==> flow/design.v <==
module fp10 #(
    parameter HALF = 100          
)(
    input  wire clk_in,
    input  wire reset,
    output wire tick
);
    reg [22:0] counter;
    reg clk_out;
    always @(posedge clk_in or posedge reset) begin
        if (reset) begin
            counter <= 0;
            clk_out <= 0;
        end
        else if (counter == HALF - 1) begin
            counter <= 0;
            clk_out <= ~clk_out;
        end
        else begin
            counter <= counter + 1;
        end
    end
    assign tick = (counter == HALF - 1) && ~clk_out;
endmodule
module miao10(clk, reset, tick, cout, qout);
input clk, reset, tick;
output cout;
output reg [7:0] qout;
always@(posedge clk or posedge reset) begin
   if (reset)
      qout <= 0;
   else if (tick) begin
      if(qout == 4)
         qout <= 0;
      else
         qout <= qout + 1;
   end
end
assign cout = (qout == 4) ? 1 : 0;
endmodule
module miao(qout,reset,clk,tick,cin,secin1,cout);
input clk,reset,tick,cin;
input [7:0] secin1;
output reg[7:0] qout;
output cout;
always@(posedge clk or posedge reset)
begin
	if(reset) qout<=0;
	else if(tick && cin)
	begin
   if(qout==59) begin qout<=0;end
	        else qout<=qout+1;end
end
assign cout=((qout==59)&&(secin1==4))?1:0;
endmodule
module fen(qout,am,am_fall,reset,clk,tick,cin,cout,nout,secin,secin1,naozhong);
input clk,reset,tick,am,am_fall,cin,naozhong;
input [7:0] secin;
input [7:0] secin1;
output reg[7:0] qout;
output reg[7:0] nout;
output   cout;
always@(posedge clk or posedge reset)
begin
	if(reset) qout<=0;
	else if(tick&&(~naozhong)&&(~am||cin))
	begin
   if(qout==59) begin qout<=0;end
	        else qout<=qout+1;end
end
always@(posedge clk or posedge reset)
begin
	if(reset) nout<=0;
	else if(am_fall&&naozhong)
	begin
	if(nout==59) begin nout<=0;end
		     else nout<=nout+1;end
end
assign cout=((qout==59)&&(secin==59)&&(secin1==4))?1:0;
endmodule
module shi(qout,ah,ah_fall,reset,clk,tick,cin,naozhong,nout);
input clk,reset,tick,ah,ah_fall,cin,naozhong;
output reg[7:0] qout;
output reg[7:0] nout;
always@(posedge clk or posedge reset)
begin
	if(reset) qout<=0;
	else if(tick&&(~naozhong)&&(~ah||cin))
	begin
   if(qout==23) qout<=0;
	        else qout<=qout+1;end
end
always@(posedge clk or posedge reset)
begin
	if(reset) nout<=0;
	else if(ah_fall&&naozhong)
	begin
	if(nout==23) begin nout<=0;end
		     else nout<=nout+1;end
end
endmodule
module alarm(en,clk,tick,reset,cin,set,shi,daodian,min,miao);
input [7:0] shi;
input [7:0] min;
input [7:0] miao;
input reset,cin,clk,tick,en;
output reg[7:0] set;
output daodian;
always@(posedge clk or posedge reset)
begin
	if(reset) set<=0;
	else if(tick)
	begin
		if(set==23)
		set<=0;
		else if(~cin)
		set<=set+1;
	end
end
assign daodian=(en&&(min==8'b0)&&(miao < 10))?1:0;
endmodule
module naozhong(
    input wire [7:0] shi_nao,
    input wire [7:0] shi_date,
    input wire [7:0] fen_nao,
    input wire [7:0] fen_date,
    input wire switch, clk, reset, tick,
    input wire switch_rise,
    output reg audio
);
    reg en_reg;
    reg alarm_enabled;
    always @(posedge clk or posedge reset)
    begin
        if (reset)
            en_reg <= 0;
        else if (tick)
        begin
            if (switch)
            begin
                en_reg <= 1;
            end
            else
                en_reg <= 0;
        end
    end
    always @(posedge clk or posedge reset)
    begin
        if (reset)
            alarm_enabled <= 1;
        else if (switch_rise)
            alarm_enabled <= !alarm_enabled;
    end
    always @(posedge clk or posedge reset)
    begin
        if (reset)
            audio <= 0;
        else if (tick)
        begin
            if (alarm_enabled && en_reg && (shi_nao == shi_date)&&(fen_nao == fen_date))
                audio <= 1;
            else
                audio <= 0;
        end
    end
endmodule
module audio(
    input wire clk,            
    input wire reset,          
    input wire en,             
    output wire pwm_out        
);
    parameter C4 = 261;
    parameter D4 = 293;
    parameter E4 = 329;
    parameter F4 = 349;
    parameter G4 = 392;
    parameter A4 = 440;
    parameter B4 = 493;
    parameter E_DI = 82;
    parameter FS = 93;
    parameter CLK_FREQ = 50000;
    parameter LONG  = 2000;
    parameter SHORT = 1000;
    reg [31:0] counter;
    reg [31:0] pwm_duty_cycle;   
    reg [31:0] note_freq;
    reg [31:0] note_duration_counter;
    reg [3:0] note_index;   
    function [31:0] note_table;
        input [3:0] idx;
        case (idx)
            4'd0:  note_table = D4;
            4'd1:  note_table = G4;
            4'd2:  note_table = B4;
            4'd3:  note_table = G4;
            4'd4:  note_table = A4;
            4'd5:  note_table = D4;
            4'd6:  note_table = E4;
            4'd7:  note_table = B4;
            4'd8:  note_table = G4;
            4'd9:  note_table = E_DI;
            4'd10: note_table = D4;
            4'd11: note_table = B4;
            4'd12: note_table = G4;
            4'd13: note_table = E_DI;
            4'd14: note_table = B4;
            4'd15: note_table = FS;
            default: note_table = B4;
        endcase
    endfunction
    function [31:0] duration_table;
        input [3:0] idx;
        case (idx)
            4'd5, 4'd6: duration_table = SHORT;
            default:    duration_table = LONG;
        endcase
    endfunction
    always @(posedge clk or posedge reset) begin
        if (reset) begin
            counter <= 0;
            pwm_duty_cycle <= 0;
        end else if (en) begin
            if (counter >= CLK_FREQ / note_freq) begin
                counter <= 0;
                pwm_duty_cycle <= ~pwm_duty_cycle;
            end else begin
                counter <= counter + 1;
            end
        end
    end
    always @(posedge clk or posedge reset) begin
        if (reset) begin
            note_index <= 0;
            note_freq <= note_table(4'd0);
            note_duration_counter <= 0;
        end else if (en) begin
            if (note_duration_counter >= duration_table(note_index)) begin
                note_duration_counter <= 0;
                note_index <= (note_index + 1) % 8;   
                note_freq <= note_table(note_index);
            end else begin
                note_duration_counter <= note_duration_counter + 1;
            end
        end
    end
    assign pwm_out = pwm_duty_cycle;
endmodule
module bcd(
	input	[7:0]	bin_in,
	output	[9:0]	bcd_out
    );
reg [3:0] ones;
reg [3:0] tens;
reg [1:0] hundreds;
integer i;
always @(*) begin
	ones 		= 4'd0;
	tens 		= 4'd0;
	hundreds 	= 2'd0;
	for(i = 7; i >= 0; i = i - 1) begin
		if (ones >= 4'd5) 		ones = ones + 4'd3;
		if (tens >= 4'd5) 		tens = tens + 4'd3;
		if (hundreds >= 4'd5)	hundreds = hundreds + 4'd3;
		hundreds = {hundreds[0],tens[3]};
		tens	 = {tens[2:0],ones[3]};
		ones	 = {ones[2:0],bin_in[i]};
	end
end	
assign bcd_out = {hundreds, tens, ones};
endmodule
module display(qin,sig);
input[3:0] qin;
output reg [0:6]sig;
always@(qin)
begin case(qin)
4'd0:sig=7'b0000001;
4'd1:sig=7'b1001111;
4'd2:sig=7'b0010010;
4'd3:sig=7'b0000110;
4'd4:sig=7'b1001100;
4'd5:sig=7'b0100100;
4'd6:sig=7'b0100000;
4'd7:sig=7'b0001111;
4'd8:sig=7'b0000000;
4'd9:sig=7'b0000100;
default:sig=7'b0000001;
endcase
end 
endmodule 
module mux2to1 (
   input wire [7:0] a,    
	input wire [7:0] b, 	 
   input wire sel,  
   output wire [7:0] y   
);
    assign y = (sel) ? a : b;
endmodule
module shuzizhong(
    input wire clk1,         
    input wire reset,        
    input wire ah1,          
    input wire am1,          
    input wire alarm1,       
    input wire en,           
    input wire naozhong,     
    output wire [0:6] shi,       
    output wire [0:6] ge,        
    output wire [0:6] min_shi,   
    output wire [0:6] min_ge,    
    output wire [0:6] sec_shi,   
    output wire [0:6] sec_ge,    
    output wire daodian,     
    output wire audio        
);
    wire tick;               
    wire [7:0] bb, miao1, fen1, shi1, nao_fen, nao_shi, set1;
    wire cout10, cout_miao, cout_fen, ring;
    wire [7:0] y_shi, y_fen, y_miao;
    wire [9:0] out, fen, miao;
    fp10 a(.clk_in(clk1), .reset(reset), .tick(tick));
    reg ah_s, ah, am_s, am, alarm_s, alarm;
    always @(posedge clk1 or posedge reset) begin
        if (reset) begin
            ah_s <= 1; ah <= 1;
            am_s <= 1; am <= 1;
            alarm_s <= 0; alarm <= 0;
        end else if (tick) begin
            ah_s <= ah1; ah <= ah_s;
            am_s <= am1; am <= am_s;
            alarm_s <= alarm1; alarm <= alarm_s;
        end
    end
    wire ah_fall = tick && ah && ~ah_s;
    wire am_fall = tick && am && ~am_s;
    wire alarm_rise = tick && ~alarm && alarm_s;
    miao10 inst16(.clk(clk1), .reset(reset), .tick(tick), .cout(cout10), .qout(bb));
    miao inst20(.qout(miao1), .reset(reset), .clk(clk1), .tick(tick), .cin(cout10),
                .secin1(bb), .cout(cout_miao));
    fen inst24(.qout(fen1), .am(am), .am_fall(am_fall), .reset(reset), .clk(clk1), .tick(tick),
               .cin(cout_miao), .cout(cout_fen), .nout(nao_fen), .secin(miao1), .secin1(bb),
               .naozhong(naozhong));
    shi inst19(.qout(shi1), .ah(ah), .ah_fall(ah_fall), .reset(reset), .clk(clk1), .tick(tick),
               .cin(cout_fen), .naozhong(naozhong), .nout(nao_shi));
    alarm inst3(.en(en), .clk(clk1), .tick(tick), .reset(reset), .cin(alarm), .set(set1),
                .shi(shi1), .daodian(daodian), .min(fen1), .miao(miao1));
    naozhong inst6(.shi_nao(nao_shi), .shi_date(shi1), .fen_nao(nao_fen), .fen_date(fen1),
                   .switch(alarm), .clk(clk1), .reset(reset), .tick(tick),
                   .switch_rise(alarm_rise), .audio(ring));
    audio inst5(.clk(clk1), .reset(reset), .en(ring), .pwm_out(audio));
    mux2to1 nn(.a(nao_shi), .b(shi1), .sel(naozhong), .y(y_shi));
    mux2to1 mm(.a(nao_fen), .b(fen1), .sel(naozhong), .y(y_fen));
    mux2to1 jj(.a(8'd0), .b(miao1), .sel(naozhong), .y(y_miao));
    bcd inst4(.bin_in(y_shi), .bcd_out(out));
    bcd inst(.bin_in(y_fen), .bcd_out(fen));
    bcd inst9(.bin_in(y_miao), .bcd_out(miao));
    display inst1(.qin(out[7:4]), .sig(shi));
    display inst2(.qin(out[3:0]), .sig(ge));
    display inst10(.qin(fen[7:4]), .sig(min_shi));
    display inst11(.qin(fen[3:0]), .sig(min_ge));
    display inst12(.qin(miao[7:4]), .sig(sec_shi));
    display inst13(.qin(miao[3:0]), .sig(sec_ge));
endmodule
Wiki page: shuzizhong / tool data

Reports on shuzizhong:

Each step is given for the RTL above and for the edited RTL.
Lines under "unedited" count in the file above, lines under "edited" in the edited file.
"change": "edited" minus "unedited" as printed here.
Library cell names are shortened.
The mark n/a stands for no value.

* top: shuzizhong
* clock port: clk1
* library: sky130hd
* library corner: tt_025C_1v80

Edit of the RTL:

Unified diff, file above to edited file.
The edit is scripted: it alters the design's behaviour and was not made to optimise anything.

```diff
@@ -260,5 +260,5 @@
 	hundreds 	= 2'd0;
 	for(i = 7; i >= 0; i = i - 1) begin
-		if (ones >= 4'd5) 		ones = ones + 4'd3;
+		if (ones < 4'd5) 		ones = ones + 4'd3;
 		if (tens >= 4'd5) 		tens = tens + 4'd3;
 		if (hundreds >= 4'd5)	hundreds = hundreds + 4'd3;
```

Elaborated design:

Yosys after proc, flatten, opt, wreduce and memory -nomap, before mapping. Enables and synchronous resets that opt folds into registers are not counted as muxes. Memory bits, and registers merged into a memory's read port (data or address), are not among the register bits. Print and check cells are not counted.
Memory sizes are those after Yosys's memory passes, which may raise the word count (mostly to a power of two), join words into wider ones and drop unused or constant bits.

Operators by class
* $add $sub $neg: unedited 49, edited 49, change 0
* $mul: unedited 0, edited 0, change 0
* div/mod/pow operators: unedited 1, edited 1, change 0
* order comparisons: unedited 42, edited 42, change 0
* equal/unequal tests: unedited 11, edited 11, change 0
* shift-type cells: unedited 0, edited 0, change 0
* multiplexer cells: unedited 59, edited 59, change 0
* bitwise operators: unedited 8, edited 8, change 0
* reduce/logical cells: unedited 28, edited 28, change 0

Operators with widths
* 4-bit by 3-bit >= comparator with 1-bit output (second input constant): unedited 33, edited 15, change -18
* 4-bit by 3-bit less-than comparator with 1-bit output (second input constant): unedited 0, edited 18, change +18
* 3-bit 2-to-1 mux: unedited 21, edited 18, change -3
* 4-bit 2-to-1 mux: unedited 18, edited 21, change +3
* 1-bit by 2-bit adder with 3-bit output (both inputs constant): unedited 3, edited 0, change -3
* 1-bit by 3-bit >= comparator with 1-bit output (both inputs constant): unedited 3, edited 0, change -3
* 3-bit by 2-bit adder with 4-bit output (second input constant): unedited 0, edited 3, change +3
* 3-bit less-than comparator (second input constant): unedited 0, edited 3, change +3

Unchanged operator kinds not shown: 30.

Word-level totals
* flip-flop bits (word level): unedited 212, edited 212, change 0
* bits in latches: unedited 0, edited 0, change 0
* RAM bits: unedited 0, edited 0, change 0
* bits in read-only memories: unedited 816, edited 816, change 0
* word width x clocked read ports: unedited 9, edited 9, change 0
* memories kept: unedited 7, edited 7, change 0
* input bits: unedited 7, edited 7, change 0
* output and inout bits: unedited 44, edited 44, change 0
* word-level cells: unedited 227, edited 227, change 0

Memories
* shape (words x width / read and write ports): unedited 16x9 r1 w0; 16x7 r1 w0; 16x7 r1 w0; 16x7 r1 w0; 16x7 r1 w0; 16x7 r1 w0; (+1), edited 16x9 r1 w0; 16x7 r1 w0; 16x7 r1 w0; 16x7 r1 w0; 16x7 r1 w0; 16x7 r1 w0; (+1)

The mark (+n) counts cells that are not listed.

Depth:

Longest topological path by Yosys (ltp), each cell counted once; first at word level (registers and memories cut), then after technology mapping (sequential cells cut; the memories' decode and read muxes count).

Depth
* depth after elaboration: unedited 15, edited 15, change 0
* ABC_AREA: unedited 0, edited 0
* mapped depth: unedited 93, edited 92, change -1
* mapped depth without buffers: unedited 87, edited 87, change 0

Mapped cells and area:

Source: synth_stat.txt of the flow (Yosys; design flattened, memories mapped). It holds for the ABC_AREA given above (unset counts as 0); a run with the other value may have another netlist.

Mapped netlist
* cell count: unedited 1847, edited 1701, change -146
* chip area (Yosys) (mm²): unedited 0.0149306, edited 0.0139359, change -0.0009947
* area of sequential cells (mm²): unedited 0.0039138, edited 0.0039138, change 0.0000000
* mapped flip-flops: unedited 156, edited 156, change 0
* buffers: unedited 53, edited 50, change -3

Cells by type
* nand2_1: unedited 190, edited 151, change -39
* o21ai_0: unedited 119, edited 81, change -38
* nor2_1: unedited 194, edited 229, change +35
* ha_1: unedited 144, edited 120, change -24
* a21oi_1: unedited 119, edited 96, change -23
* nand4_1: unedited 45, edited 28, change -17
* and3_1: unedited 28, edited 44, change +16
* nand3_1: unedited 62, edited 77, change +15
* xor2_1: unedited 48, edited 63, change +15
* a21o_1: unedited 33, edited 18, change -15
* nor2b_1: unedited 30, edited 15, change -15
* a31oi_1: unedited 30, edited 16, change -14
* mux2i_1: unedited 50, edited 41, change -9
* a41oi_1: unedited 9, edited 1, change -8
* nand2b_1: unedited 29, edited 22, change -7
* clkbuf_1: unedited 44, edited 38, change -6
* o21a_1: unedited 21, edited 15, change -6
* a211oi_1: unedited 17, edited 11, change -6

Unchanged cell types not shown: 21.
The list need not be complete.
The figures by module come from a second, unflattened synthesis with its own total; it is not the netlist above.

Unflattened totals
* cell total of the unflattened synthesis: unedited 2049, edited 1875, change -174
* area (unflattened synthesis) (mm²): unedited 0.0169988, edited 0.0156926, change -0.0013062

Each row is one instance without its submodules.

By module, unedited
* audio: times used 1, cells 991, area 0.007775 mm², sequential area 0.0018806 mm²
* bcd: times used 3, cells 143, area 0.0009884 mm², sequential area 0 mm²
* fp10: times used 1, cells 103, area 0.0011098 mm², sequential area 0.0006006 mm²
* display: times used 6, cells 24, area 0.0001839 mm², sequential area 0 mm²
* fen: times used 1, cells 94, area 0.0009046 mm², sequential area 0.0004004 mm²
* shi: times used 1, cells 79, area 0.0007933 mm², sequential area 0.0004004 mm²
* alarm: times used 1, cells 47, area 0.0005067 mm², sequential area 0.0002002 mm²
* miao: times used 1, cells 46, area 0.0004317 mm², sequential area 0.0002002 mm²
* miao10: times used 1, cells 41, area 0.0004267 mm², sequential area 0.0002002 mm²
* mux2to1: times used 3, cells 9, area 0.0001314 mm², sequential area 0 mm²
* naozhong: times used 1, cells 30, area 0.000294 mm², sequential area 0.0000763 mm²
* shuzizhong: times used 1, cells 18, area 0.000294 mm², sequential area 0.0001551 mm²

By module, edited
* audio: times used 1, cells 991, area 0.007775 mm², sequential area 0.0018806 mm²
* bcd: times used 3, cells 85, area 0.000553 mm², sequential area 0 mm²
* fp10: times used 1, cells 103, area 0.0011098 mm², sequential area 0.0006006 mm²
* display: times used 6, cells 24, area 0.0001839 mm², sequential area 0 mm²
* fen: times used 1, cells 94, area 0.0009046 mm², sequential area 0.0004004 mm²
* shi: times used 1, cells 79, area 0.0007933 mm², sequential area 0.0004004 mm²
* alarm: times used 1, cells 47, area 0.0005067 mm², sequential area 0.0002002 mm²
* miao: times used 1, cells 46, area 0.0004317 mm², sequential area 0.0002002 mm²
* miao10: times used 1, cells 41, area 0.0004267 mm², sequential area 0.0002002 mm²
* mux2to1: times used 3, cells 9, area 0.0001314 mm², sequential area 0 mm²
* naozhong: times used 1, cells 30, area 0.000294 mm², sequential area 0.0000763 mm²
* shuzizhong: times used 1, cells 18, area 0.000294 mm², sequential area 0.0001551 mm²

Path before layout:

Path of least setup slack by OpenSTA after synthesis, without wires, with an ideal clock, recovery checks aside; 20% of the period is set as input and as output delay. Where synthesis merged equal registers, the netlist keeps one of their names.

Path after synthesis
* path type: unedited input to output, edited register to register
* from: unedited in naozhong, edited reg inst5.note_freq[3]
* to: unedited out sec_ge[4], edited reg inst5.counter[10]
* clock period (ns): unedited 25.0, edited 25.0, change 0.0
* input delay (ns): unedited 5.000
* external output delay (ns): unedited 5.000
* library setup time (ns): edited 0.132
* launch time at the first pin (ns): unedited 5.000, edited 0.000, change -5.000
* arrival time (ns): unedited 11.287, edited 15.600, change +4.313
* required time (ns): unedited 20.000, edited 24.868, change +4.868
* path slack (ns): unedited 8.713, edited 9.268, change +0.555
* delay of the path (ns): unedited 6.287, edited 15.732, change +9.445
* driving pins on the path: unedited 28, edited 86, change +58
* buffers on the path: unedited 4, edited 6, change +2
* synthesis period reached (ns): unedited 16.287, edited 15.732, change -0.555

"delay of the path" is the arrival time less input delay plus setup time.
At an output port there is no setup time.
"driving pins on the path": output pins that drive a net of the path, with the launching flip-flop's if there is one; two outputs of one cell count as two.
"synthesis period reached" is the clock period less the worst setup slack; recovery checks do not enter. This is arithmetic on one report: input and output delays are still those of the set period (20% each).
Between the ends stands the longest chain of elaborated cells between them, by number of cells; it is not shown to be the way that was timed. Of several equally long chains one is given.
Each line given opens the expression or statement behind the cell; cells for indexed reads and writes are added by Yosys, which also makes memories of some case tables.
The chain passes a memory read, where the word-level depth is cut; so it can be longer than that depth.
At most two assigning lines are given for a register; there are more.

Between the ends, after synthesis, unedited:
* cell sequence: clkbuf_1 -> clkbuf_1 -> buf_1 -> clkbuf_1 -> nand2b_1 -> inv_1 -> ha_1 -> o21ai_0 -> xnor2_1 -> nand2b_1 -> ha_1 -> nor2b_1 -> o21a_1 -> xnor2_1 -> ha_1 -> nand2b_1 -> a21boi_0 -> xnor2_1 -> ha_1 -> nand2b_1 -> a21boi_0 -> xnor2_1 -> ha_1 -> nand2b_1 -> a21boi_0 -> mux2i_1 -> nand2_1 -> o22ai_1
* cells in the longest elaborated chain: 16
* elaborated cells on any way between the ends: 23
* source lines of those cells: 3
* those cells by class: 7 x add/sub; 7 x compare; 8 x mux; 1 x memory

RTL lines, path after synthesis, unedited
* start, declared: RTL line 306 `input wire naozhong,`
* 8-bit 2-to-1 mux: RTL line 297 `assign y = (sel) ? a : b;`
* 1-bit by 2-bit adder with 3-bit output: RTL line 262 `if (ones >= 4'd5) ones = ones + 4'd3;`
* 3-bit 2-to-1 mux: RTL line 262
* 4-bit by 3-bit >= comparator with 1-bit output: RTL line 262
* 4-bit 2-to-1 mux: RTL line 262
* 4-bit by 3-bit >= comparator with 1-bit output: RTL line 262
* 4-bit 2-to-1 mux: RTL line 262
* [... 2 more ...]
* 4-bit by 3-bit >= comparator with 1-bit output: RTL line 262
* 4-bit 2-to-1 mux: RTL line 262
* 4-bit by 3-bit >= comparator with 1-bit output: RTL line 262
* 4-bit 2-to-1 mux: RTL line 262
* 4-bit by 3-bit >= comparator with 1-bit output: RTL line 262
* 4-bit 2-to-1 mux: RTL line 262
* memory read 16 x 7 bit: RTL line 276 `begin case(qin)`
* end, declared: RTL line 312 `output wire [0:6] sec_ge,`

Between the ends, after synthesis, edited:
* cell sequence: dfrtp_1 -> o41ai_4 -> inv_2 -> nor2_1 -> ha_1 -> nand3b_1 -> o221ai_1 -> or3_4 -> buf_2 -> nor2_1 -> a21oi_1 -> ha_1 -> clkbuf_1 -> a21oi_1 -> nand2_1 -> a221oi_1 -> or4_4 -> and2_4 -> [... 50 more ...] -> ha_1 -> o2111a_1 -> o21ai_0 -> nand2_1 -> a31oi_1 -> o2111ai_1 -> ha_1 -> nand2b_1 -> a21oi_1 -> nor2b_1 -> o21ai_0 -> nand2b_1 -> a21oi_1 -> o21ai_1 -> and2_1 -> clkbuf_1 -> buf_1 -> nor2_1
* cells in the longest elaborated chain: 3
* elaborated cells on any way between the ends: 3
* source lines of those cells: 1
* those cells by class: 1 x div; 1 x compare; 1 x mux

RTL lines, path after synthesis, edited
* start, declared: RTL line 187 `reg [31:0] note_freq;`
* 16-bit by 32-bit divider with 32-bit output: RTL line 224 `if (counter >= CLK_FREQ / note_freq) begin`
* 32-bit >= comparator: RTL line 224
* 32-bit 2-to-1 mux: RTL line 224
* end, assigned: RTL line 225 `counter <= 0;`
* end, assigned: RTL line 228 `counter <= counter + 1;`
* end, declared: RTL line 185 `reg [31:0] counter;`

Path in the finished layout:

Path of least setup slack in the final report of each run of pair A (OpenROAD, finished layout, wires in). Where an end is a register, its clock arrival counts in the times.

Path after layout
* path type: unedited register to register, edited register to register
* from: unedited reg inst5.note_freq[3], edited reg inst5.note_freq[3]
* to: unedited reg inst5.pwm_duty_cycle[0], edited reg inst5.counter[9]
* clock period (ns): unedited 25.0, edited 25.0, change 0.0
* library setup time (ns): unedited 0.16, edited 0.16, change 0.00
* launch time at the first pin (ns): unedited 0.43, edited 0.42, change -0.01
* arrival time (ns): unedited 19.12, edited 18.96, change -0.16
* required time (ns): unedited 25.27, edited 25.26, change -0.01
* path slack (ns): unedited 6.15, edited 6.30, change +0.15
* driving pins on the path: unedited 79, edited 81, change +2
* buffers on the path: unedited 0, edited 0, change 0

Between the ends stands the longest chain of elaborated cells between them, by number of cells; it is not shown to be the way that was timed. Of several equally long chains one is given.
At most two assigning lines are given for a register; there are more.

Between the ends, after layout, unedited:
* cell sequence: dfrtp_1 -> inv_1 -> ha_1 -> or3b_1 -> ha_1 -> nand3b_1 -> o22a_1 -> nand3_1 -> o21ai_0 -> inv_1 -> ha_1 -> o21ai_0 -> a21oi_1 -> o22ai_2 -> a21o_1 -> nand2_1 -> inv_1 -> nor2_1 -> [... 43 more ...] -> mux2_1 -> ha_1 -> and4_1 -> a21oi_1 -> nand2_1 -> o311a_1 -> mux2i_1 -> nand4_1 -> ha_1 -> nand2b_1 -> a21o_1 -> a21o_1 -> a21oi_1 -> nor2b_1 -> o2111ai_1 -> nand2_1 -> and2_1 -> xor2_1
* cells in the longest elaborated chain: 3
* elaborated cells on any way between the ends: 3
* source lines of those cells: 1
* those cells by class: 1 x div; 1 x compare; 1 x reduce/logical

RTL lines, path after layout, unedited
* start, declared: RTL line 187 `reg [31:0] note_freq;`
* 16-bit by 32-bit divider with 32-bit output: RTL line 224 `if (counter >= CLK_FREQ / note_freq) begin`
* 32-bit >= comparator: RTL line 224
* 2-bit AND reduction
* end, assigned: RTL line 222 `pwm_duty_cycle <= 0;`
* end, assigned: RTL line 226 `pwm_duty_cycle <= ~pwm_duty_cycle;`
* end, declared: RTL line 186 `reg [31:0] pwm_duty_cycle;`

Between the ends, after layout, edited:
* cell sequence: dfrtp_1 -> o41ai_4 -> inv_2 -> nor2_1 -> ha_1 -> nand3b_1 -> o221ai_1 -> or3_4 -> inv_2 -> nor3b_1 -> a31oi_1 -> ha_1 -> nand3_1 -> nor2_1 -> a221oi_1 -> or4_4 -> and2_4 -> nand2_2 -> [... 45 more ...] -> nor2_2 -> mux2_2 -> ha_1 -> o2111a_1 -> o21ai_0 -> nand2_1 -> a31oi_1 -> o2111ai_1 -> ha_1 -> nand2b_1 -> a21oi_1 -> nor2b_1 -> o21ai_0 -> nand2b_1 -> a21oi_1 -> o21ai_1 -> and2_1 -> nor2_1
* cells in the longest elaborated chain: 3
* elaborated cells on any way between the ends: 3
* source lines of those cells: 1
* those cells by class: 1 x div; 1 x compare; 1 x mux

RTL lines, path after layout, edited
* start, declared: RTL line 187 `reg [31:0] note_freq;`
* 16-bit by 32-bit divider with 32-bit output: RTL line 224 `if (counter >= CLK_FREQ / note_freq) begin`
* 32-bit >= comparator: RTL line 224
* 32-bit 2-to-1 mux: RTL line 224
* end, assigned: RTL line 225 `counter <= 0;`
* end, assigned: RTL line 228 `counter <= counter + 1;`
* end, declared: RTL line 185 `reg [31:0] counter;`

Layout results:

Runs of the flow (Yosys, OpenROAD) on both versions; the two runs of a pair have the same settings. The constraints put input and output delay at 20% of the set period each and load the outputs with 0.01 pF.

Settings, pair A:
* CORE_UTILIZATION: 40
* period_ns: 25.0
* CAP_MARGIN: 20
* CORE_MARGIN: 2
* SLEW_MARGIN: 20

Results, pair A
* post-synthesis cell area (mm²): unedited 0.0149306, edited 0.0139359, change -0.0009947
* die size (mm²): unedited 0.0388878, edited 0.0363493, change -0.0025385
* standard-cell area of the final layout (mm²): unedited 0.0164207, edited 0.0154598, change -0.0009609
* post-route utilization (%): unedited 44.7, edited 44.9, change +0.2
* setup slack of the worst path (ns): unedited 6.151, edited 6.304, change +0.153
* total negative slack (ns): unedited 0.000, edited 0.000, change 0.000
* post-route worst hold slack (ns): unedited 0.472, edited 0.453, change -0.019
* overall power (W): unedited 0.0005185, edited 0.0005803, change +0.0000618
* period reached (ns): unedited 18.849, edited 18.696, change -0.153

Settings, pair B:
* CAP_MARGIN: 30
* CELL_PAD_IN_SITES_DETAIL_PLACEMENT: 2
* CORE_MARGIN: 3
* CORE_UTILIZATION: 18
* HOLD_SLACK_MARGIN: 0.03
* MAX_ROUTING_LAYER: met5
* PLACE_DENSITY_LB_ADDON: 0.1
* period_ns: 33.0
* SLEW_MARGIN: 20

Results, pair B
* post-synthesis cell area (mm²): unedited 0.0149306, edited 0.0139359, change -0.0009947
* die size (mm²): unedited 0.0864389, edited 0.0807952, change -0.0056437
* standard-cell area of the final layout (mm²): unedited 0.0172165, edited 0.0162543, change -0.0009622
* post-route utilization (%): unedited 21.2, edited 21.3, change +0.1
* setup slack of the worst path (ns): unedited 12.901, edited 13.542, change +0.641
* total negative slack (ns): unedited 0.000, edited 0.000, change 0.000
* post-route worst hold slack (ns): unedited 0.476, edited 0.472, change -0.004
* overall power (W): unedited 0.0004015, edited 0.0004462, change +0.0000447
* period reached (ns): unedited 20.099, edited 19.458, change -0.641

"period reached": clock period set for the run, less the worst setup slack. It is reckoned from that one timing run; input and output delays stay at 20% of the period that was set.
"overall power": no workload was simulated; the value follows from the tool's default switching activity.
